==> flow/design.v <==
module mult(y,a,b);  
	output logic [15:0] y;
	input  logic [7:0] a,b;
	logic [15:0] y_tmp;
	logic [7:0]  a_tmp;
	logic [7:0]  b_tmp;
	logic [14:0] c1;
	logic [10:0] c2;            
	logic [14:0] out1;
	logic [12:0] out2;
	logic [10:0] out3;
	logic [8:0]  out4;
	logic [14:0] m_temp0;
	logic [13:0] m_temp1;
	logic [12:0] m_temp2;
	logic [11:0] m_temp3;
	logic [10:0] m_temp4;
	logic [9:0]  m_temp5;
	logic [8:0]  m_temp6;
	logic [7:0]  m_temp7;
	always_comb
		begin
			if(a[7])
				begin
					a_tmp = ~a+1'b1;
					if(b[7])
						begin
							b_tmp = ~b+1'b1;
							y = y_tmp ;
						end
					else
						begin
							b_tmp = b;
							y = ~y_tmp+1'b1;
						end
				end
			else
				begin
					a_tmp = a;
					if(b[7])
						begin
							b_tmp = ~b+1'b1;
							y = ~y_tmp+1'b1;
						end
					else
						begin
							b_tmp = b;
							y = y_tmp;
						end
				end
		end
	always_comb
		begin
			out1 = m_temp0 + m_temp1;
			out2 = m_temp2 + m_temp3;
			out3 = m_temp4 + m_temp5;
			out4 = m_temp6 + m_temp7;
			c1   = out1    + out2;
			c2   = out3    + out4;
			y_tmp= c1      + c2;
		end
	always_comb
		begin		
			m_temp0[14:7] = b_tmp[7]?a_tmp:8'b00000000;
			m_temp0[6:0]  = 7'b0000000;
			m_temp1[13:6] = b_tmp[6]?a_tmp:8'b00000000;
			m_temp1[5:0]  = 6'b000000;
			m_temp2[12:5] = b_tmp[5]?a_tmp:8'b00000000;
			m_temp2[4:0]  = 5'b00000;
			m_temp3[11:4] = b_tmp[4]?a_tmp:8'b00000000;
			m_temp3[3:0]  = 4'b0000;
			m_temp4[10:3] = b_tmp[3]?a_tmp:8'b00000000;
			m_temp4[2:0]  = 3'b000;
			m_temp5[9:2]  = b_tmp[2]?a_tmp:8'b00000000;
			m_temp5[1:0]  = 2'b00;
			m_temp6[8:1]  = b_tmp[1]?a_tmp:8'b00000000;
			m_temp6[0]    = 1'b0;
			m_temp7       = b_tmp[0]?a_tmp:8'b00000000;
		end
endmodule
	module cnm(rep,imp,rea,ima,req,imq);  
	output logic signed[15:0] rep, imp;
	input  logic signed[7:0] rea, req, ima, imq;
	logic signed[15:0] y0,y1,y2,y3;
	mult reaXreq (.y(y0), .a(rea), .b(req));
	mult imaXimq (.y(y1), .a(ima), .b(imq));
	mult reaXimq (.y(y2), .a(rea), .b(imq));
	mult imaXreq (.y(y3), .a(ima), .b(req));
	always_comb
		begin
			rep = y0-y1;
			imp = y2+y3;
		end
endmodule
module cnm_top (
    input  logic               clk,
    input  logic               rst,
    input  logic               in_valid,
    input  logic signed [7:0]  rea,
    input  logic signed [7:0]  ima,
    input  logic signed [7:0]  req,
    input  logic signed [7:0]  imq,
    output logic               out_valid,
    output logic signed [15:0] rep,
    output logic signed [15:0] imp
);
    logic signed [7:0]  rea_r, ima_r, req_r, imq_r;
    logic               valid_r;
    logic signed [15:0] rep_c, imp_c;
    cnm cnm (.rep(rep_c), .imp(imp_c), .rea(rea_r), .ima(ima_r), .req(req_r), .imq(imq_r));
    always_ff @(posedge clk) begin
        rea_r <= rea;
        ima_r <= ima;
        req_r <= req;
        imq_r <= imq;
        rep   <= rep_c;
        imp   <= imp_c;
        if (rst) begin
            valid_r   <= 1'b0;
            out_valid <= 1'b0;
        end else begin
            valid_r   <= in_valid;
            out_valid <= valid_r;
        end
    end
endmodule
# From RTL to reports: cnm_top
# Module cnm_top before and after one edit of its RTL, step after step.
# "orig" refers to lines of the RTL above, "edited" to lines of the edited file.
# "delta" is "edited" less "orig", of the values as shown.
# Cell names lack the library's common part.
# The mark -- stands for no value.
[inputs] top="cnm_top" clk_port="clk" lib="sky130hd" lib_corner="tt_025C_1v80"

# Edit of the RTL
# The edit as a unified diff against the file above.
# A script made this edit; it was not meant as an optimisation.
# begin of diff
@@ -8,5 +8,5 @@
 	logic [10:0] c2;            
 	logic [14:0] out1;
-	logic [12:0] out2;
+	logic [25:0] out2;
 	logic [10:0] out3;
 	logic [8:0]  out4;
# end of diff

# After elaboration
# Counts by Yosys on the flattened word-level netlist (proc, flatten, opt, wreduce; memories kept). Register bits leave out memories and registers merged into their read ports (data or address); mux counts leave out enables and synchronous resets folded into registers. Print and check cells are left out. Cells with the same type and inputs are merged into one.
[word_totals] item="input_bits" orig=35 edited=35 delta=0
[word_totals] item="output_inout_bits" orig=33 edited=33 delta=0
[word_totals] item="ff_bits" orig=66 edited=66 delta=0
[word_totals] item="wordCells" orig=102 edited=102 delta=0
[op_classes] item="bitwise" orig=8 edited=8 delta=0
[op_classes] item="add_sub_neg" orig=38 edited=38 delta=0
[op_classes] item="n_mux" orig=48 edited=48 delta=0
[ops] cell="13-bit by 12-bit adder with 13-bit output" orig=4 edited=0 delta=-4
[ops] cell="15-bit by 13-bit adder with 15-bit output" orig=4 edited=0 delta=-4
[ops] cell="15-bit by 14-bit adder with 15-bit output" orig=4 edited=8 delta=4
[ops] cell="13-bit by 12-bit adder with 14-bit output" orig=0 edited=4 delta=4
[ops] cell="8-bit two-way mux" orig=36 edited=36 delta=0
[ops] cell="16-bit two-way mux" orig=12 edited=12 delta=0
[ops] cell="11-bit by 10-bit adder with 11-bit output" orig=4 edited=4 delta=0
[ops] cell="11-bit by 9-bit adder with 11-bit output" orig=4 edited=4 delta=0
[ops] cell="15-bit by 11-bit adder with 16-bit output" orig=4 edited=4 delta=0
[ops] cell="16-bit by 1-bit adder with 16-bit output with constant B" orig=4 edited=4 delta=0
[ops] cell="8-bit by 1-bit adder with 8-bit output with constant B" orig=4 edited=4 delta=0
[ops] cell="9-bit by 8-bit adder with 9-bit output" orig=4 edited=4 delta=0
[ops] cell="16-bit NOT" orig=4 edited=4 delta=0
[ops] cell="8-bit NOT" orig=4 edited=4 delta=0
[ops] cell="16-bit adder" orig=1 edited=1 delta=0
[ops] cell="16-bit subtractor" orig=1 edited=1 delta=0

# Depth
# Depth = most cells in a row (Yosys ltp): at word level without a register or memory, in the mapped netlist without a sequential cell, where the memories' decode and read muxes count.
[depth] item="word_depth" orig=12 edited=12 delta=0
[depth] item="ABC_AREA" orig="0" edited="0"
[depth] item="ltp_mapped" orig=38 edited=37 delta=-1
[depth] item="depth_no_buf" orig=36 edited=35 delta=-1

# Synthesis result
# Yosys stat after the flow's synthesis: flattened, memories mapped to cells. It holds for the ABC_AREA given above (unset counts as 0); a run with the other value may have another netlist.
[synth_totals] item="n_buf" orig=28 edited=25 delta=-3
[synth_totals] item="seq_area_mm2" orig=0.0013213 edited=0.0013213 delta=0.0000000
[synth_totals] item="mapped_cells" orig=1616 edited=1551 delta=-65
[synth_totals] item="flip_flops" orig=66 edited=66 delta=0
[synth_totals] item="mapped_area_mm2" orig=0.0124657 edited=0.0123143 delta=-0.0001514
[types] cell_type="nor2_1" orig=236 edited=202 delta=-34
[types] cell_type="a21oi_1" orig=116 edited=82 delta=-34
[types] cell_type="nand2_1" orig=145 edited=178 delta=33
[types] cell_type="xor2_1" orig=106 edited=81 delta=-25
[types] cell_type="fa_1" orig=70 edited=90 delta=20
[types] cell_type="ha_1" orig=194 edited=178 delta=-16
[types] cell_type="o21bai_1" orig=41 edited=29 delta=-12
[types] cell_type="a21o_1" orig=40 edited=28 delta=-12
[types] cell_type="inv_1" orig=168 edited=158 delta=-10
[types] cell_type="o21ai_0" orig=30 edited=39 delta=9
[types] cell_type="nor3_1" orig=17 edited=25 delta=8
[types] cell_type="clkbuf_1" orig=27 edited=22 delta=-5
[types] cell_type="nor2b_1" orig=20 edited=15 delta=-5
[types] cell_type="or3_1" orig=12 edited=7 delta=-5
[types] cell_type="xnor2_1" orig=146 edited=150 delta=4
[types] cell_type="nand3_1" orig=23 edited=27 delta=4
[types] cell_type="a21boi_0" orig=4 edited=8 delta=4
[types] cell_type="a211oi_1" orig=13 edited=10 delta=-3
# The list need not be complete.
# The figures by module come from a second, unflattened synthesis with its own total; it is not the netlist above.
[hier_totals] item="cells_unflattened" orig=1827 edited=1763 delta=-64
[hier_totals] item="area_unflattened_mm2" orig=0.0143375 edited=0.013867 delta=-0.0004705
# Rows give one instance, submodules left out.
[modules_orig] module="mult" seq_area_mm2=0 cells=385 mod_area_mm2=0.0028615 n_inst=4
[modules_orig] module="cnm" seq_area_mm2=0 cells=219 mod_area_mm2=0.0015577 n_inst=1
[modules_orig] module="cnm_top" seq_area_mm2=0.0013213 cells=68 mod_area_mm2=0.0013338 n_inst=1
[modules_edited] module="mult" seq_area_mm2=0 cells=369 mod_area_mm2=0.0027439 n_inst=4
[modules_edited] module="cnm" seq_area_mm2=0 cells=219 mod_area_mm2=0.0015577 n_inst=1
[modules_edited] module="cnm_top" seq_area_mm2=0.0013213 cells=68 mod_area_mm2=0.0013338 n_inst=1

# Path before layout
# Source: OpenSTA report_checks on the synthesized netlist (no wires, ideal clock, input and output delay 20% of the period each), path of least setup slack; recovery checks are left aside. Register names are those of the netlist, which keeps one name where synthesis merged equal registers.
[synth_timing] item="path_type" orig="reg2reg" edited="reg2reg"
[synth_timing] item="startpoint" orig="register req_r[0]" edited="register imq_r[0]"
[synth_timing] item="endpoint" orig="register imp[15]" edited="register imp[15]"
[synth_timing] item="required_ns" orig=6.870 edited=6.871 delta=0.001
[synth_timing] item="t_first_pin_ns" orig=0.000 edited=0.000 delta=0.000
[synth_timing] item="path_stages" orig=28 edited=31 delta=3
[synth_timing] item="delay_ns" orig=7.270 edited=7.292 delta=0.022
[synth_timing] item="period_ns" orig=7.0 edited=7.0 delta=0.0
[synth_timing] item="arrival_ns" orig=7.140 edited=7.163 delta=0.023
[synth_timing] item="setup_slack_ns" orig=-0.270 edited=-0.293 delta=-0.023
[synth_timing] item="setup_time_ns" orig=0.130 edited=0.129 delta=-0.001
[synth_timing] item="n_path_buf" orig=3 edited=2 delta=-1
[synth_timing] item="synth_period_reached_ns" orig=7.27 edited=7.293 delta=0.023
# "delay_ns" = arrival - input delay + setup time.
# "path_stages": output pins that drive a net of the path, with the launching flip-flop's if there is one; two outputs of one cell count as two.
# "synth_period_reached_ns" = period - worst setup slack (recovery checks aside). The figure is calculated, with input and output delays left at 20% of the set period.
# Between the ends stands the longest chain of elaborated cells between them, by number of cells; it is not shown to be the way that was timed. Of several equally long chains one is given.
# Each line given opens the expression or statement behind the cell; cells for indexed reads and writes are added by Yosys, which also makes memories of some case tables.
[synth_between_orig] path_cell_list="dfxtp_1 clkbuf_1 inv_1 clkbuf_1 ha_1 mux2i_1 clkbuf_1 nor2_1 ha_1 fa_1 xnor2_1 fa_1 inv_1 ha_1 fa_1 ha_1 fa_1 nor4_1 or3b_2 nand2_1 xnor2_1 ha_1 and3_1 a311oi_1 a21oi_1 a31oi_1 o21ai_0 xnor3_1" elab_chain_len=12 cone_cells=24 classes_between="add/sub: 10; mux: 12; logic: 2"
[synth_lines_orig] item="from (decl)" line=107 source="logic signed [7:0]  rea_r, ima_r, req_r, imq_r;"
[synth_lines_orig] item="from (assign)" line=114 source="req_r <= req;"
[synth_lines_orig] item="8-bit NOT" line=42 source="b_tmp = ~b+1'b1;"
[synth_lines_orig] item="8-bit by 1-bit adder with 8-bit output" line=42
[synth_lines_orig] item="8-bit two-way mux" line=40 source="if(b[7])"
[synth_lines_orig] item="8-bit two-way mux" line=78 source="m_temp7 = b_tmp[0]?a_tmp:8'b00000000;"
[synth_lines_orig] item="9-bit by 8-bit adder with 9-bit output" line=57 source="out4 = m_temp6 + m_temp7;"
[synth_lines_orig] item="11-bit by 9-bit adder with 11-bit output" line=59 source="c2 = out3 + out4;"
[synth_lines_orig] item="15-bit by 11-bit adder with 16-bit output" line=60 source="y_tmp= c1 + c2;"
[synth_lines_orig] item="16-bit NOT" line=43 source="y = ~y_tmp+1'b1;"
[synth_lines_orig] item="16-bit by 1-bit adder with 16-bit output" line=43
[synth_lines_orig] item="16-bit two-way mux" line=40
[synth_lines_orig] item="16-bit two-way mux" line=23 source="if(a[7])"
[synth_lines_orig] item="16-bit adder" line=92 source="imp = y2+y3;"
[synth_lines_orig] item="to (assign)" line=117 source="imp   <= imp_c;"
[synth_lines_orig] item="to (decl)" line=105 source="output logic signed [15:0] imp"
[synth_between_edited] path_cell_list="dfxtp_1 inv_1 clkbuf_1 ha_1 mux2i_1 clkbuf_1 nor2_1 ha_1 fa_1 xnor2_1 fa_1 inv_1 ha_1 fa_1 xor2_1 ha_1 a211oi_1 nor2_1 xor2_1 or3_1 or3_1 or3_1 nand2_1 xnor2_1 ha_1 nor3_1 o311a_1 nor3_1 a21o_2 a21oi_1 xnor3_1" elab_chain_len=12 cone_cells=24 classes_between="add/sub: 10; mux: 12; logic: 2"
[synth_lines_edited] item="from (decl)" line=107 source="logic signed [7:0]  rea_r, ima_r, req_r, imq_r;"
[synth_lines_edited] item="from (assign)" line=115 source="imq_r <= imq;"
[synth_lines_edited] item="8-bit NOT" line=28 source="b_tmp = ~b+1'b1;"
[synth_lines_edited] item="8-bit by 1-bit adder with 8-bit output" line=28
[synth_lines_edited] item="8-bit two-way mux" line=26 source="if(b[7])"
[synth_lines_edited] item="8-bit two-way mux" line=78 source="m_temp7 = b_tmp[0]?a_tmp:8'b00000000;"
[synth_lines_edited] item="9-bit by 8-bit adder with 9-bit output" line=57 source="out4 = m_temp6 + m_temp7;"
[synth_lines_edited] item="11-bit by 9-bit adder with 11-bit output" line=59 source="c2 = out3 + out4;"
[synth_lines_edited] item="15-bit by 11-bit adder with 16-bit output" line=60 source="y_tmp= c1 + c2;"
[synth_lines_edited] item="16-bit NOT" line=43 source="y = ~y_tmp+1'b1;"
[synth_lines_edited] item="16-bit by 1-bit adder with 16-bit output" line=43
[synth_lines_edited] item="16-bit two-way mux" line=40 source="if(b[7])"
[synth_lines_edited] item="16-bit two-way mux" line=23 source="if(a[7])"
[synth_lines_edited] item="16-bit adder" line=92 source="imp = y2+y3;"
[synth_lines_edited] item="to (assign)" line=117 source="imp   <= imp_c;"
[synth_lines_edited] item="to (decl)" line=105 source="output logic signed [15:0] imp"

# Timing after layout
# From the final timing report of the runs of set A: the path of least setup slack in the routed layout; clock arrival at registers is part of the times.
[layout_timing] item="path_type" orig="reg2reg" edited="reg2reg"
[layout_timing] item="startpoint" orig="register rea_r[0]" edited="register ima_r[1]"
[layout_timing] item="endpoint" orig="register imp[14]" edited="register rep[15]"
[layout_timing] item="setup_slack_ns" orig=0.26 edited=0.24 delta=-0.02
[layout_timing] item="required_ns" orig=7.28 edited=7.25 delta=-0.03
[layout_timing] item="arrival_ns" orig=7.01 edited=7.02 delta=0.01
[layout_timing] item="t_first_pin_ns" orig=0.35 edited=0.38 delta=0.03
[layout_timing] item="path_stages" orig=34 edited=27 delta=-7
[layout_timing] item="period_ns" orig=7.0 edited=7.0 delta=0.0
[layout_timing] item="n_path_buf" orig=3 edited=1 delta=-2
[layout_timing] item="setup_time_ns" orig=0.07 edited=0.12 delta=0.05
# Between the ends stands the longest chain of elaborated cells between them, by number of cells; it is not shown to be the way that was timed. Of several equally long chains one is given.
[layout_between_orig] path_cell_list="dfxtp_2 buf_4 or3_4 o31ai_2 xor2_1 buf_4 buf_4 nor2_1 ha_1 inv_1 o21bai_1 a21oi_2 xor2_2 fa_1 inv_1 ha_1 inv_1 o21bai_1 a21oi_1 xnor2_1 ha_1 o21a_1 nor2_2 nor2_2 and3_1 o211a_1 nor2_1 o31ai_1 xor2_1 ha_1 inv_1 or4_1 o311a_1 o211ai_1" elab_chain_len=12 cone_cells=24 classes_between="add/sub: 10; mux: 12; logic: 2"
[layout_lines_orig] item="from (decl)" line=107 source="logic signed [7:0]  rea_r, ima_r, req_r, imq_r;"
[layout_lines_orig] item="from (assign)" line=112 source="rea_r <= rea;"
[layout_lines_orig] item="8-bit NOT" line=25 source="a_tmp = ~a+1'b1;"
[layout_lines_orig] item="8-bit by 1-bit adder with 8-bit output" line=25
[layout_lines_orig] item="8-bit two-way mux" line=23 source="if(a[7])"
[layout_lines_orig] item="8-bit two-way mux" line=78 source="m_temp7 = b_tmp[0]?a_tmp:8'b00000000;"
[layout_lines_orig] item="9-bit by 8-bit adder with 9-bit output" line=57 source="out4 = m_temp6 + m_temp7;"
[layout_lines_orig] item="11-bit by 9-bit adder with 11-bit output" line=59 source="c2 = out3 + out4;"
[layout_lines_orig] item="15-bit by 11-bit adder with 16-bit output" line=60 source="y_tmp= c1 + c2;"
[layout_lines_orig] item="16-bit NOT" line=43 source="y = ~y_tmp+1'b1;"
[layout_lines_orig] item="16-bit by 1-bit adder with 16-bit output" line=43
[layout_lines_orig] item="16-bit two-way mux" line=40 source="if(b[7])"
[layout_lines_orig] item="16-bit two-way mux" line=23
[layout_lines_orig] item="16-bit adder" line=92 source="imp = y2+y3;"
[layout_lines_orig] item="to (assign)" line=117 source="imp   <= imp_c;"
[layout_lines_orig] item="to (decl)" line=105 source="output logic signed [15:0] imp"
[layout_between_edited] path_cell_list="dfxtp_2 inv_2 ha_4 nand2_2 o21a_2 nor2_1 ha_2 inv_2 fa_2 xor2_1 fa_1 inv_1 ha_1 fa_2 ha_1 fa_1 xor2_1 or4_1 or4b_2 buf_4 o21ai_0 xnor2_1 ha_1 or3_1 o211ai_1 o21ai_0 xor3_1" elab_chain_len=12 cone_cells=24 classes_between="add/sub: 10; mux: 12; logic: 2"
[layout_lines_edited] item="from (decl)" line=107 source="logic signed [7:0]  rea_r, ima_r, req_r, imq_r;"
[layout_lines_edited] item="from (assign)" line=113 source="ima_r <= ima;"
[layout_lines_edited] item="8-bit NOT" line=25 source="a_tmp = ~a+1'b1;"
[layout_lines_edited] item="8-bit by 1-bit adder with 8-bit output" line=25
[layout_lines_edited] item="8-bit two-way mux" line=23 source="if(a[7])"
[layout_lines_edited] item="8-bit two-way mux" line=78 source="m_temp7 = b_tmp[0]?a_tmp:8'b00000000;"
[layout_lines_edited] item="9-bit by 8-bit adder with 9-bit output" line=57 source="out4 = m_temp6 + m_temp7;"
[layout_lines_edited] item="11-bit by 9-bit adder with 11-bit output" line=59 source="c2 = out3 + out4;"
[layout_lines_edited] item="15-bit by 11-bit adder with 16-bit output" line=60 source="y_tmp= c1 + c2;"
[layout_lines_edited] item="16-bit NOT" line=43 source="y = ~y_tmp+1'b1;"
[layout_lines_edited] item="16-bit by 1-bit adder with 16-bit output" line=43
[layout_lines_edited] item="16-bit two-way mux" line=40 source="if(b[7])"
[layout_lines_edited] item="16-bit two-way mux" line=23
[layout_lines_edited] item="16-bit subtractor" line=91 source="rep = y0-y1;"
[layout_lines_edited] item="to (assign)" line=116 source="rep   <= rep_c;"
[layout_lines_edited] item="to (decl)" line=104 source="output logic signed [15:0] rep,"

# Flow runs
# Both versions went through the flow (Yosys, OpenROAD) with the same settings in each pair. Constraints: input delay and output delay 20% of the set period each, output load 0.01 pF.
[flow_settings_set_A] CORE_UTILIZATION=40 period_ns=7.0 CAP_MARGIN=20 CORE_MARGIN=2 SLEW_MARGIN=20
[results_set_A] item="final_setup_tns_ns" orig=0.000 edited=0.000 delta=0.000
[results_set_A] item="worstSetupSlack_ns" orig=0.265 edited=0.238 delta=-0.027
[results_set_A] item="utilization_pct" orig=49.9 edited=51.4 delta=1.5
[results_set_A] item="dieArea_mm2" orig=0.0325929 edited=0.0322059 delta=-0.0003870
[results_set_A] item="period_less_ws_ns" orig=6.735 edited=6.762 delta=0.027
[results_set_A] item="layout_stdcell_area_mm2" orig=0.0153109 edited=0.0156513 delta=0.0003404
[results_set_A] item="final_hold_ws_ns" orig=0.448 edited=0.448 delta=0.000
[results_set_A] item="synth_area_mm2" orig=0.0124657 edited=0.0123143 delta=-0.0001514
[flow_settings_set_B] CAP_MARGIN=0 CELL_PAD_IN_SITES_DETAIL_PLACEMENT=1 CORE_MARGIN=5 CORE_UTILIZATION=20 CTS_CLUSTER_SIZE=17 GPL_TIMING_DRIVEN=1 PLACE_DENSITY_LB_ADDON=0.01 SETUP_SLACK_MARGIN=1.19 SLEW_MARGIN=40 TNS_END_PERCENT=20 period_ns=4.54
[results_set_B] item="final_setup_tns_ns" orig=-32.004 edited=-31.384 delta=0.620
[results_set_B] item="worstSetupSlack_ns" orig=-2.143 edited=-2.143 delta=0.000
[results_set_B] item="utilization_pct" orig=32.9 edited=32.0 delta=-0.9
[results_set_B] item="dieArea_mm2" orig=0.0674207 edited=0.0666337 delta=-0.0007870
[results_set_B] item="period_less_ws_ns" orig=6.683 edited=6.683 delta=0.000
[results_set_B] item="layout_stdcell_area_mm2" orig=0.0202945 edited=0.0196651 delta=-0.0006294
[results_set_B] item="final_hold_ws_ns" orig=0.439 edited=0.445 delta=0.006
[results_set_B] item="synth_area_mm2" orig=0.0124657 edited=0.0123143 delta=-0.0001514
# "period_less_ws_ns": clock period set for the run, less the worst setup slack. It is reckoned from that one timing run; input and output delays stay at 20% of the period that was set.
